==> flow/design.v <==
module p_datapath
	(clk, counter, data_ina, data_inb, data_rdy,key_ina, key_inb, cipher_out);
input clk, data_ina, data_inb;
input [1:0] data_rdy;
input [7:0] counter;
input [63:0] key_ina, key_inb;	
output [127:0] cipher_out;
wire [63:0] Xout_a, Xout_b, Yout_a, Yout_b;
data_share2 share_a(.clk(clk), .data_rdy(data_rdy), .counter(counter[0]), .data_in(data_ina), 
						 .key_in(key_ina), .X_out(Xout_a), .Y_out(Yout_a), .Y_in(Yout_b));				 
data_share2 share_b(.clk(clk), .data_rdy(data_rdy), .counter(counter[0]), .data_in(data_inb), 
						 .key_in(key_inb), .X_out(Xout_b), .Y_out(Yout_b), .Y_in(Yout_a));
wire [127:0] res1, res2;
reg sel1, sel2;
always @(*) begin
	if (134 <= counter) begin
		sel1 <= 1;
		sel2 <= 1;
	end
	else begin		
		sel1 <= 0;
		sel2 <= 0;
	end
end
quick_mux_128 SHARE_A_OUT_MUX_128( .in1({Xout_a, Yout_a}), .in2(128'd0), .out(res1), .sel(sel1) );
quick_mux_128 SHARE_B_OUT_MUX_128( .in1({Xout_b, Yout_b}), .in2(128'd0), .out(res2), .sel(sel2) );
assign cipher_out = res1 ^ res2;
endmodule  
module data_share2(clk, data_rdy, counter, data_in,key_in, X_out, Y_out, Y_in);
input clk, counter, data_in;
input [63:0] key_in;
input [1:0] data_rdy;	
input [63:0] Y_in;
output [63:0] X_out, Y_out;
reg [63:0] X, Y;
wire [63:0] XL1_1, XL2_1, XL8_1;
assign XL1_1 = {X[62:0], X[63]}; 
assign XL2_1 = {X[61:0], X[63:62]}; 
assign XL8_1 = {X[55:0], X[63:56]}; 
wire [63:0] YL1_1, YL8_2;
assign YL1_1 = {Y[62:0], Y[63]}; 
assign YL8_2 = {Y_in[55:0], Y_in[63:56]}; 
wire [63:0] sout1, sout2;
sub1 s1(Y, XL2_1, XL8_1, XL1_1, sout1);
sub1 s2(X, key_in, YL1_1, YL8_2, sout2);
always@(posedge clk)
begin
   if(data_rdy ==1) begin
		{X, Y} <= {data_in, X, Y[63:1]};
	end
	else if(data_rdy ==3) begin			
		if (counter == 1'b0) begin							
			X <= sout1 ;
			Y <= X;
		end
		else begin
			X <= sout2;
		end
	end
end
assign X_out = X;
assign Y_out = Y;
endmodule
module sub1(i1, i2, i3, i4, o1);
input [63:0] i1, i2, i3, i4;
output [63:0] o1;
wire [63:0] andout;
and4 a1(i3[3:0], i4[3:0], andout[3:0]);
and4 a2(i3[7:4], i4[7:4], andout[7:4]);
and4 a3(i3[11:8], i4[11:8], andout[11:8]);
and4 a4(i3[15:12], i4[15:12], andout[15:12]);
and4 a5(i3[19:16], i4[19:16], andout[19:16]);
and4 a6(i3[23:20], i4[23:20], andout[23:20]);
and4 a7(i3[27:24], i4[27:24], andout[27:24]);
and4 a8(i3[31:28], i4[31:28], andout[31:28]);
and4 a9(i3[35:32], i4[35:32], andout[35:32]);
and4 a10(i3[39:36], i4[39:36], andout[39:36]);
and4 a11(i3[43:40], i4[43:40], andout[43:40]);
and4 a12(i3[47:44], i4[47:44], andout[47:44]);
and4 a13(i3[51:48], i4[51:48], andout[51:48]);
and4 a14(i3[55:52], i4[55:52], andout[55:52]);
and4 a15(i3[59:56], i4[59:56], andout[59:56]);
and4 a16(i3[63:60], i4[63:60], andout[63:60]);
assign o1 = i1 ^ i2 ^ andout;
endmodule
module and4(a1, a2, andout);
input [3:0] a1,a2;
output [3:0] andout;
assign andout = a1 & a2;
endmodule
module quick_mux_128(in1, in2, out, sel);
input [127:0] in1,in2;
input sel;
output [127:0] out;
assign out = sel?(in1):in2;
endmodule	
`timescale 1ns / 1ps
module p_keysch10(clk, counter, data_in, data_rdy, key_out);
input clk, data_in;
input [1:0] data_rdy;
input [7:0] counter;
output [63:0] key_out;
reg [63:0] KX, KY;
localparam [0:67] Z = 68'b10101111011100000011010010011000101000010001111110010110110011101011;
localparam [63:0] c = 64'hfffffffffffffffc;
always@(posedge clk)
begin
	if(data_rdy == 2) begin
		{KX, KY} <= {data_in, KX, KY[63:1]};
	end
	else if(data_rdy == 3) begin
		if(counter[0] == 1'b1) begin
			KX <= c ^ Z[counter[7:1]] ^ KY ^ {KX[2:0],KX[63:3]} ^ {KX[3:0],KX[63:4]};
			KY <= KX;
		end
	end
end
assign key_out = KY ;
endmodule
`timescale 1ns / 1ps
module p_keysch11(clk, counter, data_in, data_rdy, key_out);
input clk, data_in;
input [1:0] data_rdy;
input [7:0] counter;
output [63:0] key_out;
reg [63:0] KX, KY;
always@(posedge clk)
begin
	if(data_rdy ==2) begin
		{KX, KY} <= {data_in, KX, KY[63:1]};
	end
	else if(data_rdy ==3) begin
		if(counter[0] == 1'b1) begin
			KX <= KY ^ {KX[2:0],KX[63:3]} ^ {KX[3:0],KX[63:4]};
			KY <= KX;
		end
	end
end
assign key_out = KY ;
endmodule
`timescale 1ns / 1ps
module simon2share(clk, data_ina, data_inb, data_rdy, cipher_out, Done);
input clk;
input data_ina, data_inb;
input [1:0] data_rdy;
output [127:0] cipher_out;
output reg Done;
reg [7:0] counter;
wire [63:0] keya, keyb;
always@(posedge clk)
begin
	if(data_rdy==0) begin
		counter <= 0;
	end
	else if(data_rdy ==3) begin			
		counter <= counter + 1;
	end
end
always @(posedge clk) begin
	if(data_rdy == 3 && (counter == 135))
		Done <= 1;			
	else
		Done <= 0;
end
p_datapath mydatapath(.clk(clk), .counter(counter), 
							 .data_ina(data_ina), .data_inb(data_inb),
							 .data_rdy(data_rdy), 
							 .key_ina(keya), .key_inb(keyb), 
							 .cipher_out(cipher_out));
p_keysch10 mykeysch_a(.clk(clk), .counter(counter), 
							 .data_in(data_ina), .data_rdy(data_rdy), .key_out(keya));
p_keysch11 mykeysch_b(.clk(clk), .counter(counter), 
							 .data_in(data_inb), .data_rdy(data_rdy), .key_out(keyb));						 
endmodule
Appendix: tool output

Step by step through the tools: simon2share
Module simon2share before and after one edit of its RTL, step after step.
"unedited" refers to lines of the RTL above, "edited" to lines of the edited file.
"change" is "edited" less "unedited", of the values as shown; "relative change" is that difference over "unedited", in percent.
Operators carry their Yosys type and port widths (W data, S select, Z words).
Library cell names are shortened.
Not given: -
- design top: simon2share
- clock: clk
- cell library: sky130hd
- library corner: tt_025C_1v80

Edit of the RTL
Unified diff, file above to edited file.
This change comes from a script, not from a designer. The edited design behaves differently; no optimisation was intended.
begin of diff
@@ -111,5 +111,5 @@
 	else if(data_rdy == 3) begin
 		if(counter[0] == 1'b1) begin
-			KX <= c ^ Z[counter[7:1]] ^ KY ^ {KX[2:0],KX[63:3]} ^ {KX[3:0],KX[63:4]};
+			KX <= (c ^ Z[counter[7:1]] ^ KY ^ {KX[2:0],KX[63:3]}) & {KX[3:0],KX[63:4]};
 			KY <= KX;
 		end
end of diff

After elaboration
Counts by Yosys on the flattened word-level netlist (proc, flatten, opt, wreduce; memories kept). Register bits leave out memories and registers merged into their read ports (data or address). Print and check cells are left out. Cells with the same type and inputs are merged into one.
- bit counts (what ; unedited ; edited ; change ; relative change (%)):
    flip-flop bits (word level) ; 521 ; 521 ; 0 ; 0.00
    bits of input ports ; 5 ; 5 ; 0 ; 0.00
    output and inout port bits ; 129 ; 129 ; 0 ; 0.00
- operators by class (what ; unedited ; edited ; change ; relative change (%)):
    $add $sub $neg ; 2 ; 2 ; 0 ; 0.00
    magnitude comparators ; 1 ; 1 ; 0 ; 0.00
    equal/unequal tests ; 5 ; 5 ; 0 ; 0.00
    shift-type cells ; 1 ; 1 ; 0 ; 0.00
    mux-type cells ; 28 ; 28 ; 0 ; 0.00
    bitwise operators ; 78 ; 78 ; 0 ; 0.00
    reductions and logical operators ; 7 ; 7 ; 0 ; 0.00
- operators with widths (cell ; unedited ; edited ; change ; relative change (%)):
    $xor A64 B64 Y64 ; 13 ; 12 ; -1 ; -7.69
    $and A64 B64 Y64 ; 0 ; 1 ; +1 ; -
Unchanged operator kinds not shown: 17.

Logic depth
Depth = most cells in a row (Yosys ltp): at word level without a register or memory, in the mapped netlist without a sequential cell, where the memories' decode and read muxes count.
- depth (what ; unedited ; edited ; change ; relative change (%)):
    word-level depth ; 8 ; 8 ; 0 ; 0.00
    ABC_AREA ; 0 ; 0 ; - ; -
    depth in mapped cells ; 11 ; 11 ; 0 ; 0.00
    depth with buffers taken out ; 7 ; 8 ; +1 ; +14.29

Netlist
Source: synth_stat.txt of the flow (Yosys; design flattened, memories mapped). It holds for the ABC_AREA given above (unset counts as 0); a run with the other value may have another netlist.
- cells by type (cell ; unedited ; edited ; change ; relative change (%)):
    nand2_1 ; 843 ; 1291 ; +448 ; +53.14
    mux2_2 ; 128 ; 0 ; -128 ; -100.00
    xnor2_1 ; 708 ; 581 ; -127 ; -17.94
    o21ai_0 ; 199 ; 263 ; +64 ; +32.16
    xor2_1 ; 196 ; 258 ; +62 ; +31.63
    a21oi_1 ; 191 ; 129 ; -62 ; -32.46
    nor2_1 ; 326 ; 265 ; -61 ; -18.71
    buf_2 ; 19 ; 40 ; +21 ; +110.53
    clkbuf_1 ; 250 ; 237 ; -13 ; -5.20
    buf_1 ; 9 ; 4 ; -5 ; -55.56
    nand2b_1 ; 2 ; 4 ; +2 ; +100.00
    o21a_1 ; 2 ; 0 ; -2 ; -100.00
    a22oi_1 ; 0 ; 2 ; +2 ; -
    clkbuf_8 ; 0 ; 2 ; +2 ; -
    o211ai_1 ; 0 ; 2 ; +2 ; -
    inv_1 ; 3 ; 4 ; +1 ; +33.33
    nor2b_1 ; 3 ; 4 ; +1 ; +33.33
    a311oi_1 ; 2 ; 1 ; -1 ; -50.00
Unchanged cell types not shown: 11.
Not every row of either side is listed.
- synthesis totals (what ; unedited ; edited ; change ; relative change (%)):
    cells in the netlist ; 3439 ; 3648 ; +209 ; +6.08
    chip area (Yosys) (um^2) ; 32700.1 ; 32304.7 ; -395.4 ; -1.21
    area of sequential cells (um^2) ; 15554.9 ; 15554.9 ; 0.0 ; 0.00
    flip-flops ; 521 ; 521 ; 0 ; 0.00
    buffer cells ; 279 ; 287 ; +8 ; +2.87
The figures by module come from a second, unflattened synthesis with its own total; it is not the netlist above.
- second synthesis, totals (what ; unedited ; edited ; change ; relative change (%)):
    cell total of the unflattened synthesis ; 2656 ; 2585 ; -71 ; -2.67
    area (unflattened synthesis) (um^2) ; 39329.0 ; 38693.4 ; -635.6 ; -1.62
Each row is one instance without its submodules.
- by module, unedited (module ; instances ; cells ; area (um^2)):
    data_share2 ; 2 ; 344 ; 6354.8
    p_keysch11 ; 1 ; 337 ; 7390.8
    p_keysch10 ; 1 ; 650 ; 6692.7
    sub1 ; 4 ; 64 ; 1521.5
    quick_mux_128 ; 2 ; 142 ; 1619.1
    and4 ; 64 ; 4 ; 25.0
    p_datapath ; 1 ; 132 ; 1148.6
    simon2share ; 1 ; 53 ; 461.7
- by module, edited (module ; instances ; cells ; area (um^2)):
    data_share2 ; 2 ; 344 ; 6354.8
    p_keysch11 ; 1 ; 337 ; 7390.8
    sub1 ; 4 ; 64 ; 1521.5
    p_keysch10 ; 1 ; 579 ; 6057.1
    quick_mux_128 ; 2 ; 142 ; 1619.1
    and4 ; 64 ; 4 ; 25.0
    p_datapath ; 1 ; 132 ; 1148.6
    simon2share ; 1 ; 53 ; 461.7

Path before layout
Path of least setup slack by OpenSTA after synthesis, without wires, with an ideal clock, recovery checks aside; 20% of the period is set as input and as output delay. Where synthesis merged equal registers, the netlist keeps one of their names.
- path after synthesis (what ; unedited ; edited ; change ; relative change (%)):
    path type ; in2reg ; in2reg ; - ; -
    from ; input data_rdy[1] ; input data_rdy[1] ; - ; -
    to ; register mykeysch_a.KX[0] ; register mykeysch_a.KX[0] ; - ; -
    period (ns) ; 5.0 ; 5.0 ; 0.0 ; 0.00
    input delay (ns) ; 1.000 ; 1.000 ; 0.000 ; 0.00
    library setup time (ns) ; 1.262 ; 1.262 ; 0.000 ; -
    time at the first pin (ns) ; 1.000 ; 1.000 ; 0.000 ; 0.00
    data arrival time (ns) ; 19.706 ; 19.705 ; -0.001 ; -0.01
    data required time (ns) ; 3.738 ; 3.738 ; 0.000 ; 0.00
    setup slack (ns) ; -15.968 ; -15.967 ; +0.001 ; -
    delay of the path (ns) ; 19.968 ; 19.967 ; -0.001 ; -0.01
    driving pins on the path ; 2 ; 2 ; 0 ; 0.00
    path buffers ; 1 ; 1 ; 0 ; 0.00
    synthesis period reached (ns) ; 20.968 ; 20.967 ; -0.001 ; 0.00
"delay of the path" is the arrival time less input delay plus setup time.
"driving pins on the path": output pins that drive a net of the path, with the launching flip-flop's if there is one; two outputs of one cell count as two.
"synthesis period reached" is the clock period less the worst setup slack; recovery checks do not enter. This is arithmetic on one report: input and output delays are still those of the set period (20% each).
Between the ends stands the longest chain of elaborated cells between them, by number of cells; it is not shown to be the way that was timed. Of several equally long chains one is given.
Each line given opens the expression or statement behind the cell; cells for indexed reads and writes are added by Yosys, which also makes memories of some case tables.
unedited: Only ways into the end's enable, where the timed path ends, are counted here.
On the way, after synthesis, unedited:
- cells stage by stage: clkbuf_1 a21boi_0
- cells in the longest elaborated chain at 3
- elaborated cells on any way between the ends at 5
- classes of those cells: eq/ne: 2; reduce/logical: 3
- RTL lines, path after synthesis, unedited (what ; line ; source):
    start: declaration ; 145 ; input [1:0] data_rdy;
    $eq A2 B2 Y1 ; 111 ; else if(data_rdy == 3) begin
    $reduce_bool A2 Y1 ; - ;
    $reduce_and A2 Y1 ; - ;
    end: assignment ; 113 ; KX <= c ^ Z[counter[7:1]] ^ KY ^ {KX[2:0],KX[63:3]} ^ {KX[3:0],KX[63:4]};
    end: declaration ; 103 ; reg [63:0] KX, KY;
edited: Only ways into the end's enable, where the timed path ends, are counted here.
On the way, after synthesis, edited:
- cells stage by stage: clkbuf_1 a21boi_0
- cells in the longest elaborated chain at 3
- elaborated cells on any way between the ends at 5
- classes of those cells: eq/ne: 2; reduce/logical: 3
- RTL lines, path after synthesis, edited (what ; line ; source):
    start: declaration ; 145 ; input [1:0] data_rdy;
    $eq A2 B2 Y1 ; 111 ; else if(data_rdy == 3) begin
    $reduce_bool A2 Y1 ; - ;
    $reduce_and A2 Y1 ; - ;
    end: assignment ; 113 ; KX <= (c ^ Z[counter[7:1]] ^ KY ^ {KX[2:0],KX[63:3]}) & {KX[3:0],KX[63:4]};
    end: declaration ; 103 ; reg [63:0] KX, KY;

Worst path after layout
Path of least setup slack in the final report of each run of pair A (OpenROAD, finished layout, wires in). Where an end is a register, its clock arrival counts in the times.
- path post-layout (what ; unedited ; edited ; change ; relative change (%)):
    path type ; reg2out ; reg2out ; - ; -
    from ; register counter[0] ; register counter[3] ; - ; -
    to ; output cipher_out[99] ; output cipher_out[39] ; - ; -
    period (ns) ; 4.5 ; 4.5 ; 0.0 ; 0.00
    external output delay (ns) ; 0.90 ; 0.90 ; 0.00 ; 0.00
    time at the first pin (ns) ; 0.62 ; 0.61 ; -0.01 ; -1.61
    data arrival time (ns) ; 3.17 ; 3.14 ; -0.03 ; -0.95
    data required time (ns) ; 3.60 ; 3.60 ; 0.00 ; 0.00
    setup slack (ns) ; 0.43 ; 0.46 ; +0.03 ; -
    driving pins on the path ; 9 ; 7 ; -2 ; -22.22
    path buffers ; 2 ; 2 ; 0 ; 0.00
Between the ends stands the longest chain of elaborated cells between them, by number of cells; it is not shown to be the way that was timed. Of several equally long chains one is given.
On the way, post-layout, unedited:
- cells stage by stage: dfxtp_4 inv_1 ha_1 o21ai_0 nand2_1 nand2_4 buf_12 nor2_1 clkdlybuf4s50_1
- cells in the longest elaborated chain at 4
- elaborated cells on any way between the ends at 5
- noted RTL lines with such cells: 3
- classes of those cells: compare: 1; mux: 3; logic: 1
- RTL lines, path post-layout, unedited (what ; line ; source):
    start: declaration ; 148 ; reg [7:0] counter;
    start: assignment ; 153 ; counter <= 0;
    start: assignment ; 156 ; counter <= counter + 1;
    $le A8 B8 Y1 ; 16 ; if (134 <= counter) begin
    $mux W1 ; 16 ;
    $mux W128 ; 95 ; assign out = sel?(in1):in2;
    $xor A128 B128 Y128 ; 27 ; assign cipher_out = res1 ^ res2;
    end: declaration ; 146 ; output [127:0] cipher_out;
On the way, post-layout, edited:
- cells stage by stage: dfxtp_1 nor4_1 nand2_1 nand2_4 buf_4 nor2_1 clkdlybuf4s50_1
- cells in the longest elaborated chain at 4
- elaborated cells on any way between the ends at 5
- noted RTL lines with such cells: 3
- classes of those cells: compare: 1; mux: 3; logic: 1
- RTL lines, path post-layout, edited (what ; line ; source):
    start: declaration ; 148 ; reg [7:0] counter;
    start: assignment ; 153 ; counter <= 0;
    start: assignment ; 156 ; counter <= counter + 1;
    $le A8 B8 Y1 ; 16 ; if (134 <= counter) begin
    $mux W1 ; 16 ;
    $mux W128 ; 95 ; assign out = sel?(in1):in2;
    $xor A128 B128 Y128 ; 27 ; assign cipher_out = res1 ^ res2;
    end: declaration ; 146 ; output [127:0] cipher_out;

Measured runs
Runs of the flow (Yosys, OpenROAD) on both versions; the two runs of a pair have the same settings. The constraints put input and output delay at 20% of the set period each and load the outputs with 0.01 pF.
Settings, pair A:
- CORE_UTILIZATION: 40
- PLACE_DENSITY at 0.6
- noted period_ns: 4.5
- CAP_MARGIN at 20
- CORE_MARGIN at 2
- SLEW_MARGIN: 20
- measured results, pair A (what ; unedited ; edited ; change ; relative change (%)):
    synthesized cell area (um^2) ; 32700.1 ; 32304.7 ; -395.4 ; -1.21
    total die area (um^2) ; 84053.6 ; 83050.6 ; -1003.0 ; -1.19
    utilization after routing (%) ; 45.6 ; 45.2 ; -0.4 ; -
    setup slack of the worst path (ns) ; 0.429 ; 0.461 ; +0.032 ; -
Settings, pair B:
- ABC_AREA: 1
- noted CORE_ASPECT_RATIO: 1.05
- CORE_UTILIZATION: 15
- CTS_CLUSTER_SIZE: 68
- GPL_ROUTABILITY_DRIVEN at 1
- noted TNS_END_PERCENT: 35
- noted period_ns: 5.67
- CAP_MARGIN at 20
- CORE_MARGIN at 2
- SLEW_MARGIN: 20
- measured results, pair B (what ; unedited ; edited ; change ; relative change (%)):
    synthesized cell area (um^2) ; 33455.8 ; 32977.9 ; -477.9 ; -1.43
    total die area (um^2) ; 226834.0 ; 223622.0 ; -3212.0 ; -1.42
    utilization after routing (%) ; 17.8 ; 17.8 ; 0.0 ; -
    setup slack of the worst path (ns) ; 0.903 ; 0.814 ; -0.089 ; -
